==> flow/design.v <==
`timescale 1ns / 1ps
module Scrambler(
    input wire Clk,
    input wire Reset,
	 input wire En,
    input MAC_Data,
    output wire Scrambled_data
    );
	 reg [6:0] seed;              
	 wire Xored_seed = seed[3] ^ seed [6];
	 assign Scrambled_data = Xored_seed ^ MAC_Data;	
	 always@ (posedge Clk)begin
		if (Reset || ~En) begin
			seed <= 7'b1111111; 			 
		end
		else if (En)begin
			seed <= {seed[5:0] , Xored_seed};
		end
	 end
endmodule
`timescale 1ns / 1ps
module Scrambler_control(
    input wire Clk,
    input wire MAC_Data,
    input wire Reset,
	 input wire En,
    output reg Out
    );
	 wire Scrambled_data;
	 reg start_scramble ;
	 reg [6:0] Preamble_signal_length;
	 reg [11:0] FIFO;
	 Scrambler scrambler (
    .Clk(Clk), 
    .Reset(Reset), 
    .En(start_scramble), 
    .MAC_Data(FIFO[0]), 
    .Scrambled_data(Scrambled_data)
    );
	 always@(posedge Clk) begin
		 if (~En || Reset ) begin
			Out <= 1'b0;	 
			Preamble_signal_length <= 7'b0;
			start_scramble <= 1'b0;
			FIFO <= 12'b0; 
		 end
		 else if ( Preamble_signal_length < 7'd12 )begin
			Out <= 1'b1;
			FIFO[Preamble_signal_length] <= MAC_Data;
			Preamble_signal_length <= Preamble_signal_length + 1'b1;
		 end
		 else if ( Preamble_signal_length < 7'd36 ) begin
			Out <= FIFO[0];
			FIFO <= {MAC_Data,FIFO[11:1]};
			Preamble_signal_length <= Preamble_signal_length + 1'b1; 
		 end
		 else if ( Preamble_signal_length < 7'd84 ) begin
			start_scramble <= 1'b1;	 
			Out <= Scrambled_data;
			FIFO <={MAC_Data,FIFO[11:1]};
			Preamble_signal_length <= Preamble_signal_length + 1'b1; 
		 end 
		 else begin 
			Out <= 1'b0;
			FIFO <= 12'b0;	 
		 end
	 end
endmodule
`timescale 1ns / 1ps
module Encoder(
    input wire Data,
    input wire Clk,
    input wire Reset,
	 input wire EN,
    output wire Out
    );
	 parameter datalen = 48;
	 parameter indexsize = $clog2(2*datalen); 
	 parameter FIFOsize =100;
	 reg [FIFOsize:1] FIFO,NextFIFO;  
	 reg [6:1] shift;
	 reg [indexsize:1] in_index;
    always@ (Data , FIFO , shift , in_index)begin	
			NextFIFO = FIFO >> 1;
			if (in_index >= 1 && in_index <= FIFOsize)
				NextFIFO[in_index] = (Data ^ shift[1] ^ shift[2] ^ shift[4] ^ shift[5 ]);
			if (in_index+1 <= FIFOsize)
				NextFIFO[in_index+1] = (Data ^ shift[1] ^ shift[4] ^ shift[5] ^ shift[6]);
	 end
	 always@ (posedge Clk)begin
		if(Reset == 1'b1 || ~EN)begin
			shift <= 6'b0;  
			FIFO <= {FIFOsize{1'b0}};
			in_index <= {indexsize{1'b0}};
		end
		else begin
			FIFO <= NextFIFO;
			in_index <= in_index + 1'b1;
			shift <= {Data,shift[6:2]};
		end
	 end
	 assign Out = FIFO[1];
endmodule
`timescale 1ns / 1ps
module convencoder_control(
    input Clk,
    input Reset,
    input En,
	 input Data,
    output kout
    );
	 wire encoded_data;
	 reg start_endcode ;
	 reg [5:0] Signal_length;
	 reg [3:0] Preamble_detection;
	 reg [8:0] Data_lenght;
	 wire enable;
	 Encoder conv (
    .Data(Data), 
    .Clk(Clk), 
    .Reset(Reset), 
    .EN(start_endcode), 
    .Out(encoded_data));
	 always@ (posedge Clk)begin
		if (Reset || ~En)begin 
			start_endcode <= 1'b0;
			Preamble_detection <= 4'b0;
			Signal_length <= 6'b0;
		   Data_lenght <= 9'b0;
		end
		else if (Preamble_detection < 4'd12 && Preamble_detection != 12 )begin
			if (Data)begin
				Preamble_detection <= Preamble_detection + 1'b1;
			end
			else begin
				Preamble_detection <= 4'b0;
				end
		end
		else if (Signal_length < 5'd24) begin
			Signal_length <=  Signal_length + 1'b1;
		end	
		else if(Data_lenght < 96 ) begin
			start_endcode <=1;
			Data_lenght <= Data_lenght + 1'b1;
		end
		else
			start_endcode <=0;
	 end
	 assign enable = (Signal_length == 24)? 1'b1: 1'b0;
	 assign kout = (Reset || ~En)? 1'b0 :
						(Preamble_detection < 4'd12)?((Data)?1'b1:1'b0):
						(Signal_length < 5'd24)? Data:
						(Data_lenght < 96)?encoded_data:1'b0;
endmodule
`timescale 1ns / 1ps
module interleaver(
	 input wire Clk,
	 input wire Data,
	 input wire Reset,
	 input wire EN,
	 input wire [11:0] Size,
	 output wire Out
	 );
	 parameter Ncbps = 48;
	 parameter Nbpsc = 1;
	 parameter coding_rate = 1/2;
	 parameter OFDM_symbol = 1/2;
	 reg [96:1] in_data;			 
	 wire [2:0] sym_size;		 
	 wire [8:0] index;			 
	 reg [7:0] counter;			 
	 reg [6:0] index_out;		 
	 wire [1:0] s;					 
	 reg [6:0]temp_k;				 
	 reg [6:0]temp_x;				 
	 reg [6:0]temp_i;				 
	 integer j;
	 assign s = (Nbpsc/2 > 1)?Nbpsc/2:1;     
	 assign sym_size = (counter < 95)? 2'd0:   
							 (counter < 143)? 2'd1:
							 (counter < 191)? 2'd2:2'd3;
	 always@ (posedge Clk) begin
		if (~EN || Reset)begin															 
			in_data <= 96'b0;
			counter <= 8'b0;
			index_out <= 7'b0;
			temp_k <= 7'b0;
		end
		else if(counter < 192) begin			 
			if (counter < 96)												 
				in_data[counter+1] <= Data;													 
			if(counter >= 47)
				index_out <= index_out + 1'b1;  
			else
				temp_k <= temp_k + 1'b1;  													  
			counter <= counter + 1'b1;
		end	
		else
			counter <= 8'd200; 																 
	 end  
	 assign index = lut(index_out-48*sym_size) + 48*sym_size +1; 	 
	 assign Out = (counter < 40) ? 1'b0:												 
					  (counter < 143)? in_data[index] : 1'b0;
	 function [6:0] lut;
		input [6:0] a;
		reg [6:0] f_i;
		reg [6:0] f_x;
		begin
			f_i = (Ncbps>>4)*(a[3:0])+(a>>4);
			f_x = (s == 1)? 1'b0:(f_i+Ncbps-((86*Ncbps)/256));
			lut = (a < 48) ? s*(f_i>>(s-1))+f_x : 7'd0;
		end
	 endfunction
endmodule
`timescale 1ns / 1ps
module control_interleaver(
    input Clk,
    input Reset,
    input En,
	 input Data,
    output reg Out
    );
	 wire interleaved_data ;
	 reg start_Interleaver ;
	 reg [5:0] Signal_length;
	 reg [3:0] Preamble_detection;
	 reg [8:0] Data_lenght;
	 reg [8:0] counter;
	 wire enable;
	 reg [35:0] shiftreg; 
	 wire [11:0] size;
	 assign size = 96;
	 reg [5:0] out_index;
	interleaver interleaver (
    .Clk(Clk), 
    .Data(Data), 
    .Reset(Reset), 
    .EN(start_Interleaver), 
    .Size(size), 
    .Out(interleaved_data)
    );
	 always@ (posedge Clk)begin
		if (Reset || ~En)begin 
			start_Interleaver <= 1'b0;
			Preamble_detection <= 4'b0;
			Signal_length <= 6'b0;
		   Data_lenght <= 9'b0;
			counter <= 9'b0;
			shiftreg <= 36'b0;
			Out <= 1'b0;
			out_index <= 6'b0;
		end
		else if (Preamble_detection < 4'd12 )begin
			if (Data)begin
				Preamble_detection <= Preamble_detection + 1'b1;
				Out <= 1'b0;
				shiftreg[Preamble_detection] <= 1'b1;
			end
			else begin
				Preamble_detection <= 4'b0;
				Out <= 1'b0;
				shiftreg[Preamble_detection] <= 1'b0;
				end
		end
		else if (Signal_length < 5'd24) begin
			Signal_length <=  Signal_length + 1'b1;
			shiftreg[Preamble_detection + Signal_length] <= Data;
			if (Signal_length > 5'd1)begin
				Out <= shiftreg[out_index];
				out_index <= out_index + 1'b1;
			end
		end	
		else if (Data_lenght < 9'd96 && counter < 14)begin
			counter <= counter + 1'b1;
			start_Interleaver <=1;
			Out <= shiftreg[out_index];
			out_index <= out_index + 1'b1;
		end
		else if(Data_lenght < 9'd96 && counter < 192 ) begin
			Out <= interleaved_data ;
			start_Interleaver <=1;
			Data_lenght <= Data_lenght + 1'b1;
		end
		else
			Out <= 1'b0;
	 end
	 assign enable = (Signal_length == 24)? 1'b1: 1'b0;
endmodule
`timescale 1ns / 1ps
module deinterleaver(
	 input wire Clk,
	 input wire Data,
	 input wire Reset,
	 input wire EN,
	 input wire [11:0] Size,
	 output wire Out
	 );
	 parameter Ncbps = 48;
	 parameter Nbpsc = 1;
	 parameter x = 16/Ncbps;
	 reg [96:1] in_data;
	 wire [2:0] sym_size;
	 wire [8:0] index;
	 reg [7:0] counter;
	 reg [6:0] k;
	 reg [6:0] index_out;
	 wire [1:0] s;
	 reg [6:0]temp_k;
	 reg [6:0]temp_x;
	 reg [6:0]temp_i;
	 integer j;
	 assign s = (Nbpsc/2 > 1)?Nbpsc/2:1;     
	 assign sym_size = (counter < 95)? 2'd0:
							 (counter < 143)? 2'd1:
							 (counter < 191)? 2'd2:2'd3;
	 always@ (posedge Clk) begin
		if (~EN || Reset)begin
			in_data <= 96'b0;
			counter <= 8'b0;
			index_out <= 7'b0;
			temp_k <= 7'b0;
		end
		else if(counter < 192) begin
			if (counter < 96)												 
				in_data[counter+1] <= Data;
			if(counter >= 47)
				index_out <= index_out + 1'b1;
			else
				temp_k <= temp_k + 1'b1; 
			counter <= counter + 1'b1;
		end	
		else
			counter <= 8'd200;
	 end  
	 assign index = (counter < 160)? lut(index_out-48*sym_size) + 48*sym_size +1 : 1'b0; 
	 assign Out = (counter < 40) ? 1'b0:
					  (counter < 143)? in_data[index] : 1'b0;
	 function [6:0] lut;
		input [6:0] a;
		begin
			lut = (a < 48) ? 16*a - (Ncbps-1)*((a*86)/256) : 7'd0;
		end
	 endfunction
endmodule
`timescale 1ns / 1ps
module control_deinterleaver(
    input Clk,
    input Reset,
    input En,
	 input Data,
    output reg Out
    );
	 wire deinterleaved_data ;
	 reg start_Denterleaver ;
	 reg [5:0] Signal_length;
	 reg [3:0] Preamble_detection;
	 reg [8:0] Data_lenght;
	 reg [8:0] counter;
	 wire enable;
	 reg [35:0] shiftreg; 
	 wire [11:0] size;
	 assign size = 96;
	 reg [5:0] out_index;
	 deinterleaver deinterleaver (
    .Clk(Clk), 
    .Data(Data), 
    .Reset(Reset), 
    .EN(start_Denterleaver), 
    .Size(size), 
    .Out(deinterleaved_data)
    );
	 always@ (posedge Clk)begin
		if (Reset || ~En)begin 
			start_Denterleaver <= 1'b0;
			Preamble_detection <= 4'b0;
			Signal_length <= 6'b0;
		   Data_lenght <= 9'b0;
			counter <= 9'b0;
			shiftreg <= 36'b0;
			Out <= 1'b0;
			out_index <= 6'b0;
		end
		else if (Preamble_detection < 4'd12 )begin
			if (Data)begin
				Preamble_detection <= Preamble_detection + 1'b1;
				Out <= 1'b0;
				shiftreg[Preamble_detection] <= 1'b1;
			end
			else begin
				Preamble_detection <= 4'b0;
				Out <= 1'b0;
				shiftreg[Preamble_detection] <= 1'b0;
				end
		end
		else if (Signal_length < 5'd24) begin
			Signal_length <=  Signal_length + 1'b1;
			shiftreg[Preamble_detection + Signal_length] <= Data;
			end
		else if (Data_lenght < 9'd96 && counter < 48)begin
			counter <= counter + 1'b1;
			start_Denterleaver <=1;
			if (counter > 12)begin
				Out <= shiftreg[out_index];
				out_index <= out_index + 1'b1;
			end
		end
		else if(Data_lenght < 9'd96 && counter < 192 ) begin
			Out <= deinterleaved_data ;
			start_Denterleaver <=1;
			Data_lenght <= Data_lenght + 1'b1;
		end
		else
			Out <= 1'b0;
	 end
	 assign enable = (Signal_length == 24)? 1'b1: 1'b0;
endmodule
`timescale 1ns / 1ps
module Viterbidecoder(
    input wire Data,
    input wire Clk,
	 input wire EN,
    input wire Reset,
    output wire Out
    );
	 parameter in_size = 96;
	 parameter out_sise = 48;
	 reg flag_outputmod;									 
	 reg [47:0] outreg;     							 
	 reg [10:1] counter; 								 
	 reg [in_size-1:0] FIFO;							 
	 reg [6:1] CS,NS;        
	 reg [2:1] out0,out1,cost0,cost1;   			  
	 reg flag;												  
	 always@ (posedge Clk) begin
		if (Reset == 1'b1 || ~EN)	begin
			CS <= 6'b0;
			outreg <=48'b0;
			flag_outputmod <=0;
			counter <= 10'b0;
			FIFO <= {in_size{1'b0}};
			flag <=0;
		end
		else if ( counter < in_size && flag == 0 ) begin
			FIFO[counter] <= Data;
			if (counter == in_size -1)
				flag <=1;
			else	
				counter <= counter + 1'b1;
		end
		else if ( counter < 2*in_size && flag == 1)begin
					if (counter >= in_size && counter < in_size + 48)	 
						outreg[counter-in_size] <= CS[6];
					CS <= NS;
				   FIFO <= FIFO >> 2;
					counter <= counter + 1;
		end
		else if ( counter < (2*in_size+out_sise) && flag == 1) begin
			 flag_outputmod <=1;
			 outreg <= outreg>>1;
		end
	 end
	always@(*) begin
			out0[1] = 1'b0 ^ CS[1] ^ CS[2] ^ CS[4] ^ CS[5];
			out0[2] = 1'b0 ^ CS[1] ^ CS[4] ^ CS[5] ^ CS[6];
			cost0 = (FIFO[1]^out0[1]) + (FIFO[2]^out0[2]);
			out1[1] = 1'b1 ^ CS[1] ^ CS[2] ^ CS[4] ^ CS[5];
			out1[2] = 1'b1 ^ CS[1] ^ CS[4] ^ CS[5] ^ CS[6];
			cost1 = (FIFO[1]^out1[1]) + (FIFO[2]^out1[2]); 
			if(cost0 <= cost1)
				NS = {1'b0,CS[6:2]};
			else
				NS = {1'b1,CS[6:2]};
	end
	 assign Out = outreg[0];
endmodule
`timescale 1ns / 1ps
module viterbicontrol(
    input Clk,
    input Reset,
    input En,
	 input Data,
    output reg Out
    );
	 wire viterbied_data ;
	 reg start_Viterbi ;
	 reg [5:0] Signal_length;
	 reg [3:0] Preamble_detection;
	 reg [8:0] Data_lenght;
	 reg [8:0] counter;
	 wire enable;
	 reg [35:0] shiftreg; 
	 Viterbidecoder Viterbi (
    .Data(Data), 
    .Clk(Clk), 
    .EN(start_Viterbi), 
    .Reset(Reset), 
    .Out(viterbied_data)
    );
	 always@ (posedge Clk)begin
		if (Reset || ~En)begin 
			start_Viterbi <= 1'b0;
			Preamble_detection <= 4'b0;
			Signal_length <= 6'b0;
		   Data_lenght <= 9'b0;
			counter <= 9'b0;
			shiftreg <= 36'b0;
			Out <= 1'b0;
		end
		else if (Preamble_detection < 4'd12 )begin
			if (Data)begin
				Preamble_detection <= Preamble_detection + 1'b1;
				Out <= 1'b0;
				shiftreg[Preamble_detection] <= 1'b1;
			end
			else begin
				Preamble_detection <= 4'b0;
				Out <= 1'b0;
				shiftreg[Preamble_detection] <= 1'b0;
				end
		end
		else if (Signal_length < 5'd24) begin
			Signal_length <=  Signal_length + 1'b1;
			Out <= 1'b0;
			shiftreg[Preamble_detection + Signal_length] <= Data;
		end	
		else if (Data_lenght < 9'd96 && counter < 156)begin
			Out <= 1'b0;
			start_Viterbi <=1;
			Data_lenght <= Data_lenght + 1'b1;
			counter <= counter + 1'b1;
		end
		else if(counter < 156)
			counter <= counter + 1'b1;
		else if (Signal_length == 5'd24 && counter < 192) begin
			Out <= shiftreg[0];
			shiftreg <= shiftreg >> 1 ;
			counter <= counter + 1'b1;
			Data_lenght <= 9'b0;		
		end
		else if(Data_lenght < 9'd96 && counter == 192 ) begin
			Out <= viterbied_data ;
			start_Viterbi <=1;
			Data_lenght <= Data_lenght + 1'b1;
		end
		else
			Out <= 1'b0;
	 end
	 assign enable = (Signal_length == 24)? 1'b1: 1'b0;
endmodule
`timescale 1ns / 1ps
module Descrambler(
    input wire Clk,
    input wire Reset,
    input wire Scrambled_Data,
    input wire En,
    output wire Descrambled_Data
    );
	 reg [2:0] counter_intial_seed;
	 reg [6:0] seed;
	 assign Descrambled_Data = (counter_intial_seed > 7'd6)?Scrambled_Data^seed[6]^seed[3]:1'b0;
	 always@(posedge Clk)begin
		if( ~En || Reset )begin
			seed <= 7'b0;
			counter_intial_seed <= 3'b0;
		end
		else if ( En )begin 
			if (counter_intial_seed < 3'd7)begin
				seed <= {seed[5:0],Scrambled_Data};
				counter_intial_seed <= counter_intial_seed+1;
			end 
			else 
				seed <= { seed[5:0] , seed[6]^seed[3] };
		end
	 end
endmodule
`timescale 1ns / 1ps
module Descrambler_control(
    input Clk,
    input Reset,
    input En,
	 input Data,
    output reg Out
    );
	 wire Descrambled_data;
	 reg start_Descramble ;
	 reg [5:0] Signal_length;
	 reg [3:0] Preamble_detection;
	 reg [6:0] Data_lenght;
	Descrambler descrambler (
		 .Clk(Clk), 
		 .Reset(Reset), 
		 .Scrambled_Data(Data), 
		 .En(start_Descramble), 
		 .Descrambled_Data(Descrambled_data)
		 ); 
	 always@ (posedge Clk)begin
		if (Reset || ~En)begin 
			start_Descramble <= 1'b0;
			Preamble_detection <= 4'b0;
			Signal_length <= 6'b0;
		   Data_lenght <= 7'b0;
			Out <= 1'b0;
		end
		else if (Preamble_detection < 4'd12 )begin
			if (Data)begin
				Preamble_detection <= Preamble_detection + 1'b1;
				Out <= 1'b0;
			end
			else
				Preamble_detection <= 4'b0;
		end
		else if (Signal_length < 5'd24) begin
			Signal_length <=  Signal_length + 1'b1;
			Out <= Data;
		end	
		else if(Data_lenght < 6'd48 ) begin
			Out <= Descrambled_data;
			start_Descramble <=1;
			Data_lenght <= Data_lenght + 1'b1;
		end
		else
			Out <= 1'b0;
	 end
endmodule
`timescale 1ns / 1ps
module Topmodule(
    input wire Clk,
    input wire Data,
    input wire Reset,
    input wire En,
    output reg Out
    );
	 wire Out_scrambler;
	 wire Out_descrambler;
	 wire Out_convendcoder;
	 wire Out_viterbi;
	 wire Out_interleaver;
	 wire Out_deinterleaver;
	 reg [9:0] counter;
	 Scrambler_control Scrambler (
    .Clk(Clk), 
    .MAC_Data(Data), 
    .Reset(Reset), 
    .En(En), 
    .Out(Out_scrambler)
    );
	 convencoder_control convendcoder (
    .Clk(Clk), 
    .Reset(Reset), 
    .En(En), 
    .Data(Out_scrambler), 
    .kout(Out_convendcoder)
    );
	 control_interleaver interleaved (
    .Clk(Clk), 
    .Reset(Reset), 
    .En(En), 
    .Data(Out_convendcoder), 
    .Out(Out_interleaver)
    );
	 control_deinterleaver deinterleaved (
    .Clk(Clk), 
    .Reset(Reset), 
    .En(En), 
    .Data(Out_interleaver), 
    .Out(Out_deinterleaver) 
    );
	 viterbicontrol vit (
    .Data(Out_deinterleaver), 
    .Clk(Clk), 
    .En(En), 
    .Reset(Reset), 
    .Out(Out_viterbi)
    );
	 Descrambler_control Descrambler (
    .Clk(Clk),  
    .Reset(Reset), 
    .En(En), 
    .Data(Out_viterbi), 
    .Out(Out_descrambler)
    );
	always@ (posedge Clk)begin
		if(~En || Reset) begin
			Out <= 1'b0;
			counter <= 10'b0;
		end
		else 
			Out <= Out_descrambler;
	end
endmodule
Appendix: tool output

Reports on Topmodule
Each step is given for the RTL above and for the edited RTL.
"before" refers to lines of the RTL above, "after" to lines of the edited file.
"difference": "after" minus "before" as printed here.
Operators carry their Yosys type and port widths (W data, S select, Z words).
Library cell names are shortened.
Not given: n/a
- top module: Topmodule
- clock: Clk
- standard-cell library: sky130hd
- corner: tt_025C_1v80

The edit
Unified diff, file above to edited file.
The edit is scripted: it alters the design's behaviour and was not made to optimise anything.
begin of diff
@@ -333,5 +333,7 @@
 			counter <= 8'd200;
 	 end  
-	 assign index = (counter < 160)? lut(index_out-48*sym_size) + 48*sym_size +1 : 1'b0; 
+	 reg [8:0] index_s1;
+	 always @(posedge Clk) index_s1 <= (counter < 160)? lut(index_out-48*sym_size) + 48*sym_size +1 : 1'b0; 
+	 assign index = index_s1;
 	 assign Out = (counter < 40) ? 1'b0:
 					  (counter < 143)? in_data[index] : 1'b0;
end of diff

Elaborated design
Yosys after proc, flatten, opt, wreduce and memory -nomap, before mapping. Memory bits, and registers merged into a memory's read port (data or address), are not among the register bits. Print and check cells are not counted.
- word-level totals (element ; before ; after ; difference):
    register bits after elaboration ; 784 ; 793 ; +9
    input port bits ; 4 ; 4 ; 0
    output and inout port bits ; 1 ; 1 ; 0
    word-level cells ; 478 ; 478 ; 0
- cells by class (element ; before ; after ; difference):
    $add $sub $neg ; 65 ; 65 ; 0
    multiply operators ; 5 ; 5 ; 0
    order comparisons ; 54 ; 54 ; 0
    equal/unequal tests ; 13 ; 13 ; 0
    shift-type cells ; 30 ; 30 ; 0
    multiplexer cells ; 91 ; 90 ; -1
    bitwise gates (word level) ; 96 ; 96 ; 0
    reductions and logical operators ; 68 ; 68 ; 0
- operators by type and width (cell ; before ; after ; difference):
    $mux W9 ; 8 ; 7 ; -1
    $mux W1 ; 38 ; 38 ; 0
    $xor A1 B1 Y1 ; 28 ; 28 ; 0
    $not A1 Y1 ; 26 ; 26 ; 0
    $reduce_and A2 Y1 ; 15 ; 15 ; 0
    $logic_and A1 B1 Y1 ; 13 ; 13 ; 0
    $mux W36 ; 12 ; 12 ; 0
    $reduce_and A3 Y1 ; 11 ; 11 ; 0
    $add A9 B1 Y9 const B ; 9 ; 9 ; 0
    $or A36 B36 Y36 ; 9 ; 9 ; 0
    $reduce_bool A2 Y1 ; 8 ; 8 ; 0
    $add A6 B1 Y6 const B ; 7 ; 7 ; 0
    $logic_or A1 B1 Y1 ; 7 ; 7 ; 0
    $lt A8 B8 Y1 const B ; 7 ; 7 ; 0
    $and A36 B36 Y36 ; 6 ; 6 ; 0
    $not A36 Y36 ; 6 ; 6 ; 0
    $shift A1 B5 Y36 const A ; 6 ; 6 ; 0
    $add A4 B1 Y4 const B ; 5 ; 5 ; 0
    $add A7 B1 Y7 const B ; 5 ; 5 ; 0
    $lt A4 B4 Y1 const B ; 5 ; 5 ; 0
    $lt A6 B5 Y1 const B ; 5 ; 5 ; 0
    $mux W4 ; 5 ; 5 ; 0
    $mux W7 ; 5 ; 5 ; 0
    $ne A2 B2 Y1 const B ; 5 ; 5 ; 0
    $lt A7 B6 Y1 const B ; 4 ; 4 ; 0
    $lt A8 B7 Y1 const B ; 4 ; 4 ; 0
    $lt A9 B7 Y1 const B ; 4 ; 4 ; 0
    $lt A9 B8 Y1 const B ; 4 ; 4 ; 0
The list need not be complete.

Depth
Yosys ltp: most cells in a row. Word level: on the elaborated netlist, between registers, memories and ports. Mapped: between sequential cells and ports; inverters and the memories' decode and read muxes count.
- logic depth (element ; before ; after ; difference):
    depth in word-level cells ; 19 ; 18 ; -1
    ABC_AREA ; 0 ; 0 ; n/a
    mapped depth ; 47 ; 42 ; -5
    gate-level depth less buffers ; 46 ; 41 ; -5

After synthesis
The flow's flattened synthesis, as Yosys stat reports it; memories are mapped. The netlist is that of the ABC_AREA named above (0 if unset); the other value can give another one.
- mapped netlist (element ; before ; after ; difference):
    mapped cells ; 5866 ; 5993 ; +127
    chip area (Yosys) (um^2) ; 46326.9 ; 47652.0 ; +1325.1
    area of sequential cells (um^2) ; 15675.0 ; 15855.2 ; +180.2
    flip-flop cells ; 783 ; 792 ; +9
    buffer cells ; 431 ; 475 ; +44
- cells by type (cell type ; before ; after ; difference):
    o21ai_0 ; 400 ; 282 ; -118
    nor2_1 ; 535 ; 619 ; +84
    a311oi_1 ; 10 ; 73 ; +63
    a31oi_1 ; 122 ; 67 ; -55
    nand2_1 ; 779 ; 725 ; -54
    a21oi_1 ; 519 ; 465 ; -54
    a211oi_1 ; 84 ; 138 ; +54
    mux2_2 ; 57 ; 6 ; -51
    and3_1 ; 41 ; 82 ; +41
    nor3_1 ; 130 ; 170 ; +40
    nor4_1 ; 35 ; 75 ; +40
    nand3_1 ; 248 ; 209 ; -39
    a31o_2 ; 10 ; 44 ; +34
    o22ai_1 ; 19 ; 52 ; +33
    clkbuf_1 ; 372 ; 401 ; +29
    mux2i_1 ; 229 ; 255 ; +26
    o21a_1 ; 18 ; 43 ; +25
    o31ai_1 ; 55 ; 33 ; -22
The list need not be complete.
By module: a second synthesis without flattening, with its own total; a netlist apart from the flattened one above.
- unflattened totals (element ; before ; after ; difference):
    cell total of the unflattened synthesis ; 6110 ; 6079 ; -31
    area (unflattened synthesis) (um^2) ; 49548.8 ; 49602.6 ; +53.8
Each row is one instance without its submodules.
- modules, before (module ; instances ; cells ; area (um^2) ; seq. area (um^2)):
    Viterbidecoder ; 1 ; 1478 ; 10623.9 ; 3203.1
    Encoder ; 1 ; 968 ; 7821.3 ; 2262.2
    deinterleaver ; 1 ; 931 ; 7691.1 ; 2222.1
    interleaver ; 1 ; 796 ; 6750.2 ; 2222.1
    viterbicontrol ; 1 ; 555 ; 4426.7 ; 1321.3
    control_interleaver ; 1 ; 475 ; 4226.6 ; 1441.4
    control_deinterleaver ; 1 ; 477 ; 4217.8 ; 1441.4
    Scrambler_control ; 1 ; 181 ; 1427.6 ; 420.4
    convencoder_control ; 1 ; 104 ; 909.6 ; 400.4
    Descrambler_control ; 1 ; 93 ; 842.1 ; 380.4
    Descrambler ; 1 ; 33 ; 376.6 ; 200.2
    Scrambler ; 1 ; 17 ; 206.4 ; 140.1
    Topmodule ; 1 ; 2 ; 28.8 ; 20.0
- modules, after (module ; instances ; cells ; area (um^2) ; seq. area (um^2)):
    Viterbidecoder ; 1 ; 1478 ; 10623.9 ; 3203.1
    Encoder ; 1 ; 968 ; 7821.3 ; 2262.2
    deinterleaver ; 1 ; 904 ; 7808.7 ; 2402.3
    interleaver ; 1 ; 796 ; 6750.2 ; 2222.1
    viterbicontrol ; 1 ; 551 ; 4362.9 ; 1321.3
    control_interleaver ; 1 ; 475 ; 4226.6 ; 1441.4
    control_deinterleaver ; 1 ; 477 ; 4217.8 ; 1441.4
    Scrambler_control ; 1 ; 181 ; 1427.6 ; 420.4
    convencoder_control ; 1 ; 104 ; 909.6 ; 400.4
    Descrambler_control ; 1 ; 93 ; 842.1 ; 380.4
    Descrambler ; 1 ; 33 ; 376.6 ; 200.2
    Scrambler ; 1 ; 17 ; 206.4 ; 140.1
    Topmodule ; 1 ; 2 ; 28.8 ; 20.0

Timing after synthesis
OpenSTA on the mapped netlist: ideal clock, no wires. The path of least setup slack (recovery checks aside). Input and output delay are each 20% of the period. Register names are those of the netlist, which keeps one name where synthesis merged equal registers.
- timing path post-synthesis (element ; before ; after ; difference):
    path kind ; reg2reg ; reg2reg ; n/a
    from ; register deinterleaved.deinterleaver.counter[0] ; register deinterleaved.deinterleaver.counter[0] ; n/a
    to ; register deinterleaved.Out ; register deinterleaved.deinterleaver.index_s1[6] ; n/a
    clock period (ns) ; 12.0 ; 12.0 ; 0.0
    setup time (ns) ; 0.116 ; 0.144 ; +0.028
    time at the first pin (ns) ; 0.000 ; 0.000 ; 0.000
    arrival (ns) ; 9.663 ; 8.734 ; -0.929
    required time (ns) ; 11.884 ; 11.856 ; -0.028
    slack (ns) ; 2.220 ; 3.122 ; +0.902
    delay of the path (ns) ; 9.779 ; 8.878 ; -0.901
    stages ; 45 ; 41 ; -4
    path buffers ; 0 ; 1 ; +1
    synthesis period reached (ns) ; 9.78 ; 8.878 ; -0.902
"delay of the path" = arrival - input delay + setup time.
"stages" counts driving pins, that of a launching flip-flop among them; a cell with two outputs on the path counts twice.
"synthesis period reached" is the clock period less the worst setup slack; recovery checks do not enter. This is arithmetic on one report: input and output delays are still those of the set period (20% each).
Between the ends stands the longest chain of elaborated cells between them, by number of cells; it is not shown to be the way that was timed. Of several equally long chains one is given.
A line is the first line of the expression or statement that the cell stems from. Yosys adds cells for indexed reads and writes and turns some case tables into memories.
A register here has more assigning lines than the two given.
On the way, post-synthesis, before:
- cells stage by stage: dfxtp_1 > ha_1 > and3_1 > nand3_1 > and3_1 > ha_1 > inv_1 > fa_1 > xor3_2 > ha_1 > inv_1 > fa_1 > inv_1 > fa_1 > ha_1 > or3_1 > o221ai_1 > nor2b_1 > [9 not listed] > inv_1 > fa_1 > inv_1 > fa_1 > inv_1 > ha_1 > xor2_1 > nor2_1 > ha_1 > nand2b_1 > nor4_1 > nand3b_1 > and3_1 > o21ai_1 > xor2_1 > nand3_1 > a211o_1 > a41o_1
- length of the longest elaborated chain: 19
- elaborated cells on any way between the ends: 24
- classes of those cells: 5 x add/sub; 3 x mul; 6 x compare; 1 x shift; 9 x mux
- ends and longest elaborated chain, post-synthesis, before (element ; line ; source):
    start: declaration ; 304 ; reg [7:0] counter;
    start: assignment ; 319 ; counter <= 8'b0;
    start: assignment ; 330 ; counter <= counter + 1'b1;
    $lt A8 B8 Y1 ; 315 ; (counter < 191)? 2'd2:2'd3;
    $mux W1 ; 315 ;
    $mux W2 ; 314 ; (counter < 143)? 2'd1:
    $mux W2 ; 313 ; assign sym_size = (counter < 95)? 2'd0:
    $mul A2 B2 Y4 ; 335 ; assign index = (counter < 160)? lut(index_out-48*sym_size) + 48*sym_size +1 : 1'b0;
    $sub A7 B7 Y7 ; 335 ;
    $mul A7 B6 Y13 ; 341 ; lut = (a < 48) ? 16*a - (Ncbps-1)*((a*86)/256) : 7'd0;
    [5 not listed] ; n/a ;
    $mux W9 ; 335 ;
    $sub A9 B1 Y10 ; n/a ;
    $shiftx A96 B10 Y1 ; 337 ; (counter < 143)? in_data[index] : 1'b0;
    $mux W1 ; 337 ;
    $mux W1 ; 336 ; assign Out = (counter < 40) ? 1'b0:
    $mux W1 ; 407 ; else if(Data_lenght < 9'd96 && counter < 192 ) begin
    $mux W1 ; 399 ; else if (Data_lenght < 9'd96 && counter < 48)begin
    end: assignment ; 403 ; Out <= shiftreg[out_index];
    end: assignment ; 408 ; Out <= deinterleaved_data ;
    end: declaration ; 351 ; output reg Out
On the way, post-synthesis, after:
- cells stage by stage: dfxtp_1 > ha_1 > and3_1 > clkbuf_1 > or2_2 > nor2_1 > o21ai_0 > o211a_1 > ha_1 > inv_1 > fa_1 > xor2_1 > xnor2_1 > inv_1 > ha_1 > inv_1 > fa_1 > fa_1 > [5 not listed] > nor2_1 > o21bai_1 > xnor2_1 > fa_1 > fa_1 > fa_1 > fa_1 > ha_1 > o21a_1 > nor2_1 > xnor2_1 > xnor2_1 > nor2_1 > ha_1 > inv_1 > and3_1 > mux2i_1 > o311ai_0
- length of the longest elaborated chain: 12
- elaborated cells on any way between the ends: 16
- classes of those cells: 4 x add/sub; 3 x mul; 5 x compare; 4 x mux
- ends and longest elaborated chain, post-synthesis, after (element ; line ; source):
    start: declaration ; 304 ; reg [7:0] counter;
    start: assignment ; 319 ; counter <= 8'b0;
    start: assignment ; 330 ; counter <= counter + 1'b1;
    $lt A8 B8 Y1 ; 315 ; (counter < 191)? 2'd2:2'd3;
    $mux W1 ; 315 ;
    $mux W2 ; 314 ; (counter < 143)? 2'd1:
    $mux W2 ; 313 ; assign sym_size = (counter < 95)? 2'd0:
    $mul A2 B2 Y4 ; 336 ; always @(posedge Clk) index_s1 <= (counter < 160)? lut(index_out-48*sym_size) + 48*sym_size +1 : 1'b0;
    $sub A7 B7 Y7 ; 336 ;
    $mul A7 B6 Y13 ; 343 ; lut = (a < 48) ? 16*a - (Ncbps-1)*((a*86)/256) : 7'd0;
    $mul A6 B6 Y7 ; 343 ;
    $sub A7 B7 Y7 ; 343 ;
    $mux W7 ; 343 ;
    $add A7 B8 Y9 ; 336 ;
    $add A9 B1 Y9 ; 336 ;
    end: assignment ; 336 ;
    end: declaration ; 335 ; reg [8:0] index_s1;

Path in the finished layout
Path of least setup slack in the final report of the runs of set A (OpenROAD, finished layout, wires in). Where an end is a register, its clock arrival counts in the times.
- timing path after layout (element ; before ; after ; difference):
    path kind ; reg2reg ; reg2reg ; n/a
    from ; register deinterleaved.deinterleaver.counter[1] ; register deinterleaved.deinterleaver.counter[0] ; n/a
    to ; register deinterleaved.Out ; register deinterleaved.deinterleaver.index_s1[6] ; n/a
    clock period (ns) ; 11.2 ; 11.2 ; 0.0
    setup time (ns) ; 0.05 ; 0.15 ; +0.10
    time at the first pin (ns) ; 0.67 ; 0.69 ; +0.02
    arrival (ns) ; 11.06 ; 10.03 ; -1.03
    required time (ns) ; 11.82 ; 11.74 ; -0.08
    slack (ns) ; 0.76 ; 1.71 ; +0.95
    stages ; 43 ; 38 ; -5
    path buffers ; 0 ; 0 ; 0
Between the ends stands the longest chain of elaborated cells between them, by number of cells; it is not shown to be the way that was timed. Of several equally long chains one is given.
A register here has more assigning lines than the two given.
On the way, after layout, before:
- cells stage by stage: dfxtp_1 > ha_1 > and3_1 > nand3_1 > and3_1 > ha_1 > inv_1 > fa_1 > xor3_2 > ha_1 > inv_1 > fa_1 > inv_1 > fa_1 > ha_1 > or3_1 > o221ai_1 > nor2b_2 > [7 not listed] > fa_1 > fa_1 > fa_1 > inv_1 > fa_1 > inv_1 > ha_1 > a21oi_1 > xnor2_1 > xnor2_1 > nor2_1 > ha_1 > nor3_1 > a21oi_1 > o21ai_0 > nor2_1 > a2111oi_0 > a41o_1
- length of the longest elaborated chain: 19
- elaborated cells on any way between the ends: 24
- classes of those cells: 5 x add/sub; 3 x mul; 6 x compare; 1 x shift; 9 x mux
- ends and longest elaborated chain, after layout, before (element ; line ; source):
    start: declaration ; 304 ; reg [7:0] counter;
    start: assignment ; 319 ; counter <= 8'b0;
    start: assignment ; 330 ; counter <= counter + 1'b1;
    $lt A8 B8 Y1 ; 315 ; (counter < 191)? 2'd2:2'd3;
    $mux W1 ; 315 ;
    $mux W2 ; 314 ; (counter < 143)? 2'd1:
    $mux W2 ; 313 ; assign sym_size = (counter < 95)? 2'd0:
    $mul A2 B2 Y4 ; 335 ; assign index = (counter < 160)? lut(index_out-48*sym_size) + 48*sym_size +1 : 1'b0;
    $sub A7 B7 Y7 ; 335 ;
    $mul A7 B6 Y13 ; 341 ; lut = (a < 48) ? 16*a - (Ncbps-1)*((a*86)/256) : 7'd0;
    [5 not listed] ; n/a ;
    $mux W9 ; 335 ;
    $sub A9 B1 Y10 ; n/a ;
    $shiftx A96 B10 Y1 ; 337 ; (counter < 143)? in_data[index] : 1'b0;
    $mux W1 ; 337 ;
    $mux W1 ; 336 ; assign Out = (counter < 40) ? 1'b0:
    $mux W1 ; 407 ; else if(Data_lenght < 9'd96 && counter < 192 ) begin
    $mux W1 ; 399 ; else if (Data_lenght < 9'd96 && counter < 48)begin
    end: assignment ; 403 ; Out <= shiftreg[out_index];
    end: assignment ; 408 ; Out <= deinterleaved_data ;
    end: declaration ; 351 ; output reg Out
On the way, after layout, after:
- cells stage by stage: dfxtp_1 > ha_1 > and3_1 > or2_2 > nor2_1 > o21ai_0 > o211a_1 > ha_1 > inv_1 > fa_1 > xor2_1 > xnor2_1 > inv_1 > ha_1 > inv_1 > fa_1 > fa_1 > inv_1 > [2 not listed] > a211oi_1 > xnor2_1 > inv_1 > fa_1 > fa_1 > fa_1 > fa_1 > ha_1 > o21a_1 > nor2_1 > xnor2_1 > xnor2_1 > nor2_1 > ha_1 > inv_1 > and3_1 > mux2i_1 > o311ai_0
- length of the longest elaborated chain: 12
- elaborated cells on any way between the ends: 16
- classes of those cells: 4 x add/sub; 3 x mul; 5 x compare; 4 x mux
- ends and longest elaborated chain, after layout, after (element ; line ; source):
    start: declaration ; 304 ; reg [7:0] counter;
    start: assignment ; 319 ; counter <= 8'b0;
    start: assignment ; 330 ; counter <= counter + 1'b1;
    $lt A8 B8 Y1 ; 315 ; (counter < 191)? 2'd2:2'd3;
    $mux W1 ; 315 ;
    $mux W2 ; 314 ; (counter < 143)? 2'd1:
    $mux W2 ; 313 ; assign sym_size = (counter < 95)? 2'd0:
    $mul A2 B2 Y4 ; 336 ; always @(posedge Clk) index_s1 <= (counter < 160)? lut(index_out-48*sym_size) + 48*sym_size +1 : 1'b0;
    $sub A7 B7 Y7 ; 336 ;
    $mul A7 B6 Y13 ; 343 ; lut = (a < 48) ? 16*a - (Ncbps-1)*((a*86)/256) : 7'd0;
    $mul A6 B6 Y7 ; 343 ;
    $sub A7 B7 Y7 ; 343 ;
    $mux W7 ; 343 ;
    $add A7 B8 Y9 ; 336 ;
    $add A9 B1 Y9 ; 336 ;
    end: assignment ; 336 ;
    end: declaration ; 335 ; reg [8:0] index_s1;

Flow runs
Both versions went through the flow (Yosys, OpenROAD) with the same settings in each pair. Constraints: input delay and output delay 20% of the set period each, output load 0.01 pF.
Flow settings, set A:
- CORE_UTILIZATION: 40
- period_ns at 11.2
- CAP_MARGIN: 20
- CORE_MARGIN: 2
- SLEW_MARGIN: 20
- measured results, set A (element ; before ; after ; difference):
    Yosys chip area after synthesis (um^2) ; 46326.9 ; 47652.0 ; +1325.1
    die footprint (um^2) ; 118556.0 ; 121906.0 ; +3350.0
    standard-cell area after layout (um^2) ; 50443.4 ; 51873.5 ; +1430.1
    post-layout utilization (%) ; 44.0 ; 43.9 ; -0.1
    lowest setup slack (ns) ; 0.758 ; 1.712 ; +0.954
    total negative slack on setup checks (ns) ; 0.000 ; 0.000 ; 0.000
    worst hold slack (ns) ; 0.407 ; 0.410 ; +0.003
    total power after layout (µW) ; 5959 ; 6160 ; +201
    achieved clock period (ns) ; 10.442 ; 9.488 ; -0.954
Flow settings, set B:
- ABC_AREA at 0
- CELL_PAD_IN_SITES_DETAIL_PLACEMENT at 2
- CELL_PAD_IN_SITES_GLOBAL_PLACEMENT: 0
- CORE_UTILIZATION: 15
- CTS_CLUSTER_SIZE: 37
- noted GPL_ROUTABILITY_DRIVEN: 0
- MIN_ROUTING_LAYER: met2
- noted PLACE_DENSITY_LB_ADDON: 0.01
- SLEW_MARGIN: 15
- TNS_END_PERCENT: 55
- period_ns at 6.64
- CAP_MARGIN: 20
- CORE_MARGIN: 2
- measured results, set B (element ; before ; after ; difference):
    Yosys chip area after synthesis (um^2) ; 46326.9 ; 47652.0 ; +1325.1
    die footprint (um^2) ; 313309.0 ; 322204.0 ; +8895.0
    standard-cell area after layout (um^2) ; 56286.5 ; 57810.4 ; +1523.9
    post-layout utilization (%) ; 18.3 ; 18.3 ; 0.0
    lowest setup slack (ns) ; -2.875 ; -2.045 ; +0.830
    total negative slack on setup checks (ns) ; -2.875 ; -9.109 ; -6.234
    worst hold slack (ns) ; 0.405 ; 0.403 ; -0.002
    total power after layout (µW) ; 11525 ; 11923 ; +398
    achieved clock period (ns) ; 9.515 ; 8.685 ; -0.830
"achieved clock period": clock period set for the run, less the worst setup slack. It is reckoned from that one timing run; input and output delays stay at 20% of the period that was set.
"total power after layout" rests on the timing tool's default activity at the inputs, not on a simulated workload.
